==> flow/design.v <==
module alu_top (
    input clk,
    input [15:0] a,
    input [15:0] b,
    input [5:0] alufn,
    input fail,
    output reg z,
    output reg v,
    output reg n,
    output reg [15:0] out
  );
  reg [15:0] a_q;
  reg [15:0] b_q;
  reg [5:0] alufn_q;
  reg fail_q;
  wire alu_z;
  wire alu_v;
  wire alu_n;
  wire [15:0] alu_out;
  alu_13 alu (
    .a(a_q),
    .b(b_q),
    .alufn(alufn_q),
    .fail(fail_q),
    .z(alu_z),
    .v(alu_v),
    .n(alu_n),
    .out(alu_out)
  );
  always @(posedge clk) begin
    a_q <= a;
    b_q <= b;
    alufn_q <= alufn;
    fail_q <= fail;
    z <= alu_z;
    v <= alu_v;
    n <= alu_n;
    out <= alu_out;
  end
endmodule

module adder16_15 (
    input [5:0] alufn,
    input [15:0] a,
    input [15:0] b,
    output reg z,
    output reg v,
    output reg n,
    output reg [15:0] addOUT
  );
  reg [15:0] out;
  always @* begin
    out = $signed(a) + $signed(b ^ {5'h10{alufn[0+0-:1]}}) + alufn[0+0-:1];
    addOUT = out;
    z = (~|out);
    v = (a[15+0-:1] & (b[15+0-:1] ^ alufn[0+0-:1]) & ~out[15+0-:1]) | (~a[15+0-:1] & ~(b[15+0-:1] ^ alufn[0+0-:1]) & out[15+0-:1]);
    n = out[15+0-:1];
  end
endmodule
module bool16_16 (
    input [5:0] alufn,
    input [15:0] a,
    input [15:0] b,
    output reg [15:0] boolOUT
  );
  always @* begin
    case (alufn[0+3-:4])
      4'h6: begin
        boolOUT = a ^ b;
      end
      4'h8: begin
        boolOUT = a & b;
      end
      4'ha: begin
        boolOUT = a;
      end
      4'he: begin
        boolOUT = a | b;
      end
      default: begin
        boolOUT = 1'h0;
      end
    endcase
  end
endmodule
module shift16_17 (
    input [5:0] alufn,
    input [15:0] a,
    input [15:0] b,
    output reg [15:0] shiftOUT
  );
  always @* begin
    case (alufn[0+1-:2])
      2'h0: begin
        shiftOUT = a << b;
      end
      2'h1: begin
        shiftOUT = a >> b;
      end
      2'h3: begin
        shiftOUT = $signed(a) >>> $signed(b);
      end
      default: begin
        shiftOUT = a;
      end
    endcase
  end
endmodule
module cmp16_18 (
    input [5:0] alufn,
    input z,
    input v,
    input n,
    output reg [15:0] compOUT
  );
  always @* begin
    case (alufn[1+1-:2])
      2'h1: begin
        compOUT = {15'h0000, z};
      end
      2'h2: begin
        compOUT = {15'h0000, v ^ n};
      end
      2'h3: begin
        compOUT = {15'h0000, z | (v ^ n)};
      end
      default: begin
        compOUT = 1'h0;
      end
    endcase
  end
endmodule
module muldiv16_19 (
    input [5:0] alufn,
    input [15:0] a,
    input [15:0] b,
    output reg z,
    output reg v,
    output reg n,
    output reg [15:0] muldivOUT
  );
  reg [31:0] out;
  always @* begin
    case (alufn[1+1-:2])
      2'h1: begin
        out = $signed(a) * $signed(b);
        z = (~|(out[0+15-:16]));
        if (a != 1'h0 && $signed(out[0+15-:16]) / $signed(a) != $signed(b)) begin
          v = 1'h1;
        end else begin
          v = 1'h0;
        end
        n = a[15+0-:1] ^ b[15+0-:1];
      end
      2'h2: begin
        if (b == 1'h0) begin
          out = 1'h0;
          z = 1'h0;
          v = 1'h0;
          n = 1'h0;
        end else begin
          out = $signed(a) / $signed(b);
          z = (~|(out[0+15-:16]));
          n = a[15+0-:1] ^ b[15+0-:1];
          v = 1'h0;
        end
      end
      2'h3: begin
        if (b == 1'h0) begin
          out = 1'h0;
          z = 1'h0;
          v = 1'h0;
          n = 1'h0;
        end else begin
          out = a - (a / b * b);
          z = (~|(out[0+15-:16]));
          n = out[15+0-:1];
          v = 1'h0;
        end
      end
      default: begin
        out = 1'h0;
        z = 1'h0;
        v = 1'h0;
        n = 1'h0;
      end
    endcase
    muldivOUT = out[0+15-:16];
  end
endmodule
module alu_13 (
    input [15:0] a,
    input [15:0] b,
    input [5:0] alufn,
    input fail,
    output reg z,
    output reg v,
    output reg n,
    output reg [15:0] out
  );
  wire [1-1:0] M_adder16_z;
  wire [1-1:0] M_adder16_v;
  wire [1-1:0] M_adder16_n;
  wire [16-1:0] M_adder16_addOUT;
  reg [6-1:0] M_adder16_alufn;
  reg [16-1:0] M_adder16_a;
  reg [16-1:0] M_adder16_b;
  adder16_15 adder16 (
    .alufn(M_adder16_alufn),
    .a(M_adder16_a),
    .b(M_adder16_b),
    .z(M_adder16_z),
    .v(M_adder16_v),
    .n(M_adder16_n),
    .addOUT(M_adder16_addOUT)
  );
  wire [16-1:0] M_bool16_boolOUT;
  reg [6-1:0] M_bool16_alufn;
  reg [16-1:0] M_bool16_a;
  reg [16-1:0] M_bool16_b;
  bool16_16 bool16 (
    .alufn(M_bool16_alufn),
    .a(M_bool16_a),
    .b(M_bool16_b),
    .boolOUT(M_bool16_boolOUT)
  );
  wire [16-1:0] M_shift16_shiftOUT;
  reg [6-1:0] M_shift16_alufn;
  reg [16-1:0] M_shift16_a;
  reg [16-1:0] M_shift16_b;
  shift16_17 shift16 (
    .alufn(M_shift16_alufn),
    .a(M_shift16_a),
    .b(M_shift16_b),
    .shiftOUT(M_shift16_shiftOUT)
  );
  wire [16-1:0] M_cmp16_compOUT;
  reg [6-1:0] M_cmp16_alufn;
  reg [1-1:0] M_cmp16_z;
  reg [1-1:0] M_cmp16_v;
  reg [1-1:0] M_cmp16_n;
  cmp16_18 cmp16 (
    .alufn(M_cmp16_alufn),
    .z(M_cmp16_z),
    .v(M_cmp16_v),
    .n(M_cmp16_n),
    .compOUT(M_cmp16_compOUT)
  );
  wire [1-1:0] M_muldiv16_z;
  wire [1-1:0] M_muldiv16_v;
  wire [1-1:0] M_muldiv16_n;
  wire [16-1:0] M_muldiv16_muldivOUT;
  reg [6-1:0] M_muldiv16_alufn;
  reg [16-1:0] M_muldiv16_a;
  reg [16-1:0] M_muldiv16_b;
  muldiv16_19 muldiv16 (
    .alufn(M_muldiv16_alufn),
    .a(M_muldiv16_a),
    .b(M_muldiv16_b),
    .z(M_muldiv16_z),
    .v(M_muldiv16_v),
    .n(M_muldiv16_n),
    .muldivOUT(M_muldiv16_muldivOUT)
  );
  reg [15:0] outT;
  always @* begin
    M_adder16_alufn = alufn;
    M_adder16_a = a;
    M_adder16_b = b;
    z = M_adder16_z;
    v = M_adder16_v;
    n = M_adder16_n;
    M_bool16_alufn = alufn;
    M_bool16_a = a;
    M_bool16_b = b;
    M_shift16_alufn = alufn;
    M_shift16_a = a;
    M_shift16_b = b;
    M_cmp16_alufn = alufn;
    M_cmp16_z = M_adder16_z;
    M_cmp16_v = M_adder16_v;
    M_cmp16_n = M_adder16_n;
    M_muldiv16_alufn = alufn;
    M_muldiv16_a = a;
    M_muldiv16_b = b;
    case (alufn[4+1-:2])
      2'h0: begin
        if (alufn[1+1-:2] == 2'h0) begin
          outT = M_adder16_addOUT;
        end else begin
          outT = M_muldiv16_muldivOUT;
          z = M_muldiv16_z;
          v = M_muldiv16_v;
          n = M_muldiv16_n;
        end
      end
      2'h1: begin
        outT = M_bool16_boolOUT;
      end
      2'h2: begin
        outT = M_shift16_shiftOUT;
      end
      2'h3: begin
        outT = M_cmp16_compOUT;
      end
    endcase
    out = outT ^ fail;
  end
endmodule
Reports on alu_top

What the tools print for alu_top, step after step.
Lines are those of the file above, counted from 1.
A cell with n/a has no value.

Top: alu_top
Clock: clk
Cell library: sky130hd
Library corner: tt_025C_1v80

Elaborated design

Source: Yosys, flattened and elaborated, memories not mapped. Widths are those after wreduce; folded enables and synchronous resets count as part of the registers. Registers that Yosys merges into a memory's read port (data or address) are not register bits. Print and check cells do not count.

$add $sub $neg: 3
$mul: 2
Div/mod/pow operators: 3
Equality and inequality tests: 13
Shifts and indexed selects: 3
Muxes and demuxes: 22
Bitwise operators: 17
Reductions and logical operators: 15

Operator list:

| kind                                                                   | count |
| 32-bit by 32-bit divider with 32-bit output                            | 1 |
| 16-bit by 16-bit divider with 32-bit output                            | 1 |
| 32-bit by 16-bit multiplier with 16-bit output                         | 1 |
| 16-bit by 16-bit divider with 16-bit output                            | 1 |
| 16-bit by 16-bit multiplier with 16-bit output                         | 1 |
| 16-bit case mux with 4-bit select                                      | 2 |
| 16-bit case mux with 3-bit select                                      | 2 |
| 16-bit OR reduction                                                    | 4 |
| 16-bit 2-to-1 mux                                                      | 3 |
| 16-bit bitwise XOR                                                     | 2 |
| 16-bit by 1-bit adder with 16-bit output                               | 1 |
| 16-bit by 1-bit bitwise XOR with 16-bit output                         | 1 |
| 16-bit adder                                                           | 1 |
| 16-bit subtractor                                                      | 1 |
| 16-bit inequality test                                                 | 1 |
| 16-bit bitwise AND                                                     | 1 |
| 16-bit OR                                                              | 1 |
| 16-bit by 16-bit left shift with 16-bit output                         | 1 |
| 16-bit by 16-bit right shift with 16-bit output                        | 1 |
| 16-bit by 16-bit >>> shifter with 16-bit output                        | 1 |
| 16-bit zero test                                                       | 1 |
| 16-bit nonzero test                                                    | 1 |
| 4-bit equality test (second input constant)                            | 3 |
| 2-bit equality test (second input constant)                            | 5 |
| 1-bit case mux with 3-bit select                                       | 3 |
| 1-bit 2-to-1 mux                                                       | 9 |
| 2-bit by 1-bit equality test with 1-bit output (second input constant) | 3 |
| 2-bit zero test                                                        | 3 |

Other operator kinds: 9; their cells: 22.

Register bits: 58
Input port bits: 40
Output and inout port bits: 19
Cells after elaboration: 86

Depth

Yosys ltp: most cells in a row. Word level: on the elaborated netlist, between registers, memories and ports. Mapped: between sequential cells and ports; inverters and the memories' decode and read muxes count.

Depth after elaboration: 11
ABC_AREA: 0
Mapped depth: 410
Gate-level depth less buffers: 372

Mapped cells and area

Source: synth_stat.txt of the flow (Yosys; design flattened, memories mapped). It holds for the ABC_AREA given above (unset counts as 0); a run with the other value may have another netlist.
The area totals of this step are shown rounded.

Mapped cells: 6081
Synthesis area: 43300 um^2
Flip-flops: 58

Cell types:

| cell type                 | count |
| sky130_fd_sc_hd__ha_1     | 703 |
| sky130_fd_sc_hd__fa_1     | 177 |
| sky130_fd_sc_hd__xnor2_1  | 267 |
| sky130_fd_sc_hd__nand2_1  | 617 |
| sky130_fd_sc_hd__a21oi_1  | 438 |
| sky130_fd_sc_hd__nor2_1   | 573 |
| sky130_fd_sc_hd__o21ai_0  | 365 |
| sky130_fd_sc_hd__inv_1    | 467 |
| sky130_fd_sc_hd__xor2_1   | 151 |
| sky130_fd_sc_hd__o21a_1   | 175 |
| sky130_fd_sc_hd__dfxtp_1  | 58 |
| sky130_fd_sc_hd__a21o_1   | 150 |
| sky130_fd_sc_hd__nor3_1   | 209 |
| sky130_fd_sc_hd__mux2_2   | 59 |
| sky130_fd_sc_hd__clkbuf_1 | 174 |
| sky130_fd_sc_hd__nand3_1  | 126 |
| sky130_fd_sc_hd__and2_1   | 98 |
| sky130_fd_sc_hd__mux2i_1  | 58 |

Not listed: further types 96, cells in them 1216.
The figures by module come from a second, unflattened synthesis with its own total; it is not the netlist above.

Cell total of the unflattened synthesis: 6256
Area (unflattened synthesis): 45600 um^2

Rows give one instance, submodules left out.

By module:

| module      | times used | cells | area (um^2) |
| muldiv16_19 | 1          | 5514  | 38900 |
| shift16_17  | 1          | 348   | 2610 |
| alu_top     | 1          | 58    | 1160 |
| adder16_15  | 1          | 130   | 1030 |
| bool16_16   | 1          | 138   | 1000 |
| alu_13      | 1          | 50    | 707 |
| cmp16_18    | 1          | 18    | 134 |

Timing after synthesis

Source: OpenSTA report_checks on the synthesized netlist (no wires, ideal clock, input and output delay 20% of the period each), path of least setup slack; recovery checks are left aside. Register names are those of the netlist, which keeps one name where synthesis merged equal registers.

Path type: register -> register
Start: reg alufn_q[5]
End: reg out[15]
Clock period: 80.0 ns
Library setup time: 0.091 ns
Launch time at the first pin: 0.000 ns
Arrival: 80.755 ns
Required time: 79.909 ns
Slack: -0.847 ns
Path delay: 80.846 ns
Driving pins on the path: 370
Buffers on the path: 49
Synthesis period reached: 80.847 ns

"path delay" is the arrival time less input delay plus setup time.
"driving pins on the path" counts driving pins, that of a launching flip-flop among them; a cell with two outputs on the path counts twice.
"synthesis period reached" is the clock period less the worst setup slack; recovery checks do not enter. This is arithmetic on one report: input and output delays are still those of the set period (20% each).

Cells stage by stage: sky130_fd_sc_hd__dfxtp_1 > sky130_fd_sc_hd__buf_2 > sky130_fd_sc_hd__nor4b_4 > sky130_fd_sc_hd__clkbuf_1 > sky130_fd_sc_hd__clkbuf_1 > sky130_fd_sc_hd__buf_1 > sky130_fd_sc_hd__buf_1 > sky130_fd_sc_hd__clkbuf_1 > sky130_fd_sc_hd__nor2_1 > sky130_fd_sc_hd__a21o_1 > sky130_fd_sc_hd__inv_1 > sky130_fd_sc_hd__ha_1 > sky130_fd_sc_hd__nor4_1 > sky130_fd_sc_hd__xnor2_1 > sky130_fd_sc_hd__ha_1 > sky130_fd_sc_hd__o21ai_0 > sky130_fd_sc_hd__and2_1 > sky130_fd_sc_hd__or2_2 > [334 not listed] > sky130_fd_sc_hd__fa_1 > sky130_fd_sc_hd__inv_1 > sky130_fd_sc_hd__fa_1 > sky130_fd_sc_hd__inv_1 > sky130_fd_sc_hd__ha_1 > sky130_fd_sc_hd__or2_2 > sky130_fd_sc_hd__a21oi_1 > sky130_fd_sc_hd__a31oi_1 > sky130_fd_sc_hd__a21o_1 > sky130_fd_sc_hd__a21oi_1 > sky130_fd_sc_hd__o21ai_0 > sky130_fd_sc_hd__xor2_1 > sky130_fd_sc_hd__xnor3_1 > sky130_fd_sc_hd__xnor3_1 > sky130_fd_sc_hd__xnor2_1 > sky130_fd_sc_hd__xnor3_1 > sky130_fd_sc_hd__o31a_1 > sky130_fd_sc_hd__a311oi_1
Elaborated cells on any way between the ends: 6
Those cells by class: eq/ne: 3; mux: 1; logic: 1; reduce/logical: 1

RTL lines, path after synthesis:

| element         | line | RTL |
| start, declared | 14   | `reg [5:0] alufn_q;` |
| start, assigned | 33   | `alufn_q <= alufn;` |
| end, assigned   | 38   | `out <= alu_out;` |
| end, declared   | 10   | `output reg [15:0] out` |

No chain of elaborated cells between the ends is given.

Worst path after layout

Path of least setup slack in the final report of run 1 (OpenROAD, finished layout, wires in). Where an end is a register, its clock arrival counts in the times.

Path type: register -> register
Start: reg alufn_q[5]
End: reg out[15]
Clock period: 47.4 ns
Library setup time: 0.09 ns
Launch time at the first pin: 0.34 ns
Arrival: 68.50 ns
Required time: 47.66 ns
Slack: -20.84 ns
Driving pins on the path: 377
Buffers on the path: 76

Cells stage by stage: sky130_fd_sc_hd__dfxtp_2 > sky130_fd_sc_hd__nor4b_4 > sky130_fd_sc_hd__nor2_1 > sky130_fd_sc_hd__a21o_1 > sky130_fd_sc_hd__clkinvlp_4 > sky130_fd_sc_hd__ha_4 > sky130_fd_sc_hd__or3b_4 > sky130_fd_sc_hd__nand2b_4 > sky130_fd_sc_hd__o31ai_4 > sky130_fd_sc_hd__xor2_2 > sky130_fd_sc_hd__o32ai_4 > sky130_fd_sc_hd__and3_4 > sky130_fd_sc_hd__nand2_4 > sky130_fd_sc_hd__nor3_2 > sky130_fd_sc_hd__ha_1 > sky130_fd_sc_hd__o21a_1 > sky130_fd_sc_hd__o21a_1 > sky130_fd_sc_hd__o21ai_2 > [341 not listed] > sky130_fd_sc_hd__fa_1 > sky130_fd_sc_hd__inv_1 > sky130_fd_sc_hd__fa_1 > sky130_fd_sc_hd__inv_2 > sky130_fd_sc_hd__ha_4 > sky130_fd_sc_hd__buf_4 > sky130_fd_sc_hd__a21oi_2 > sky130_fd_sc_hd__a31oi_2 > sky130_fd_sc_hd__a21o_1 > sky130_fd_sc_hd__a21oi_2 > sky130_fd_sc_hd__o21ai_2 > sky130_fd_sc_hd__xor2_1 > sky130_fd_sc_hd__xnor3_1 > sky130_fd_sc_hd__xnor3_1 > sky130_fd_sc_hd__xnor2_1 > sky130_fd_sc_hd__xnor3_2 > sky130_fd_sc_hd__o31a_1 > sky130_fd_sc_hd__a311oi_1
Elaborated cells on any way between the ends: 6
Those cells by class: eq/ne: 3; mux: 1; logic: 1; reduce/logical: 1

RTL lines, path post-layout:

| element         | line | RTL |
| start, declared | 14   | `reg [5:0] alufn_q;` |
| start, assigned | 33   | `alufn_q <= alufn;` |
| end, assigned   | 38   | `out <= alu_out;` |
| end, declared   | 10   | `output reg [15:0] out` |

No chain of elaborated cells between the ends is given.

Appendix: measured runs

Flow measurements of alu_top on sky130hd: 4 stored runs with different settings, listed in no order. Input and output delays are each 20% of the period that was set; the output load is 0.01 pF.
By "achieved clock period" is meant the clock period of the run minus its worst setup slack. This is arithmetic on one report: input and output delays are still those of the set period (20% each).
Values from the reports are rounded here.
A setting shown as -- is not set for that run.
Results: -- = not shown.

| setting or result                      | run 1  | run 2  | run 3  | run 4 |
| CAP_MARGIN                             | 25     | 15     | 25     | 20    |
| CELL_PAD_IN_SITES_GLOBAL_PLACEMENT     | 0      | 2      | 3      | --    |
| CORE_ASPECT_RATIO                      | 1.89   | 1.89   | 1.89   | 1.91  |
| CORE_UTILIZATION                       | 28     | 28     | 27     | 65    |
| CTS_CLUSTER_DIAMETER                   | 395    | --     | 395    | --    |
| CTS_CLUSTER_SIZE                       | 45     | 45     | 45     | --    |
| HOLD_SLACK_MARGIN                      | -0.09  | -0.09  | 0.01   | 0.03  |
| MAX_ROUTING_LAYER                      | met5   | met5   | met4   | --    |
| PLACE_DENSITY_LB_ADDON                 | 0.16   | 0.16   | 0.16   | --    |
| SETUP_SLACK_MARGIN                     | -2.0   | -2.0   | 5.0    | --    |
| SLEW_MARGIN                            | 35     | 20     | 10     | 20    |
| period_ns                              | 47.4   | 47.4   | 47.4   | 80.0  |
| CORE_MARGIN                            | 2      | 2      | 9      | 2     |
| ABC_AREA                               | --     | --     | 1      | 1     |
| CELL_PAD_IN_SITES_DETAIL_PLACEMENT     | --     | --     | 2      | --    |
| GPL_ROUTABILITY_DRIVEN                 | --     | --     | 0      | --    |
| GPL_TIMING_DRIVEN                      | --     | --     | 0      | 0     |
| MIN_ROUTING_LAYER                      | --     | --     | met2   | --    |
| lowest setup slack (ns)                | -20.8  | -20.9  | -36.4  | --    |
| synthesis area (um^2)                  | 43300  | 43300  | 41900  | --    |
| area inside the die boundary (um^2)    | 158000 | 158000 | 171000 | --    |
| achieved clock period (ns)             | 68.243 | 68.349 | 83.831 | --    |
| utilization of the finished layout (%) | 44.9   | 44.7   | 41.3   | --    |
| lowest hold slack (ns)                 | 0.439  | 0.433  | 0.454  | --    |

Run 4: no final report: routing broke off with GRT-0116
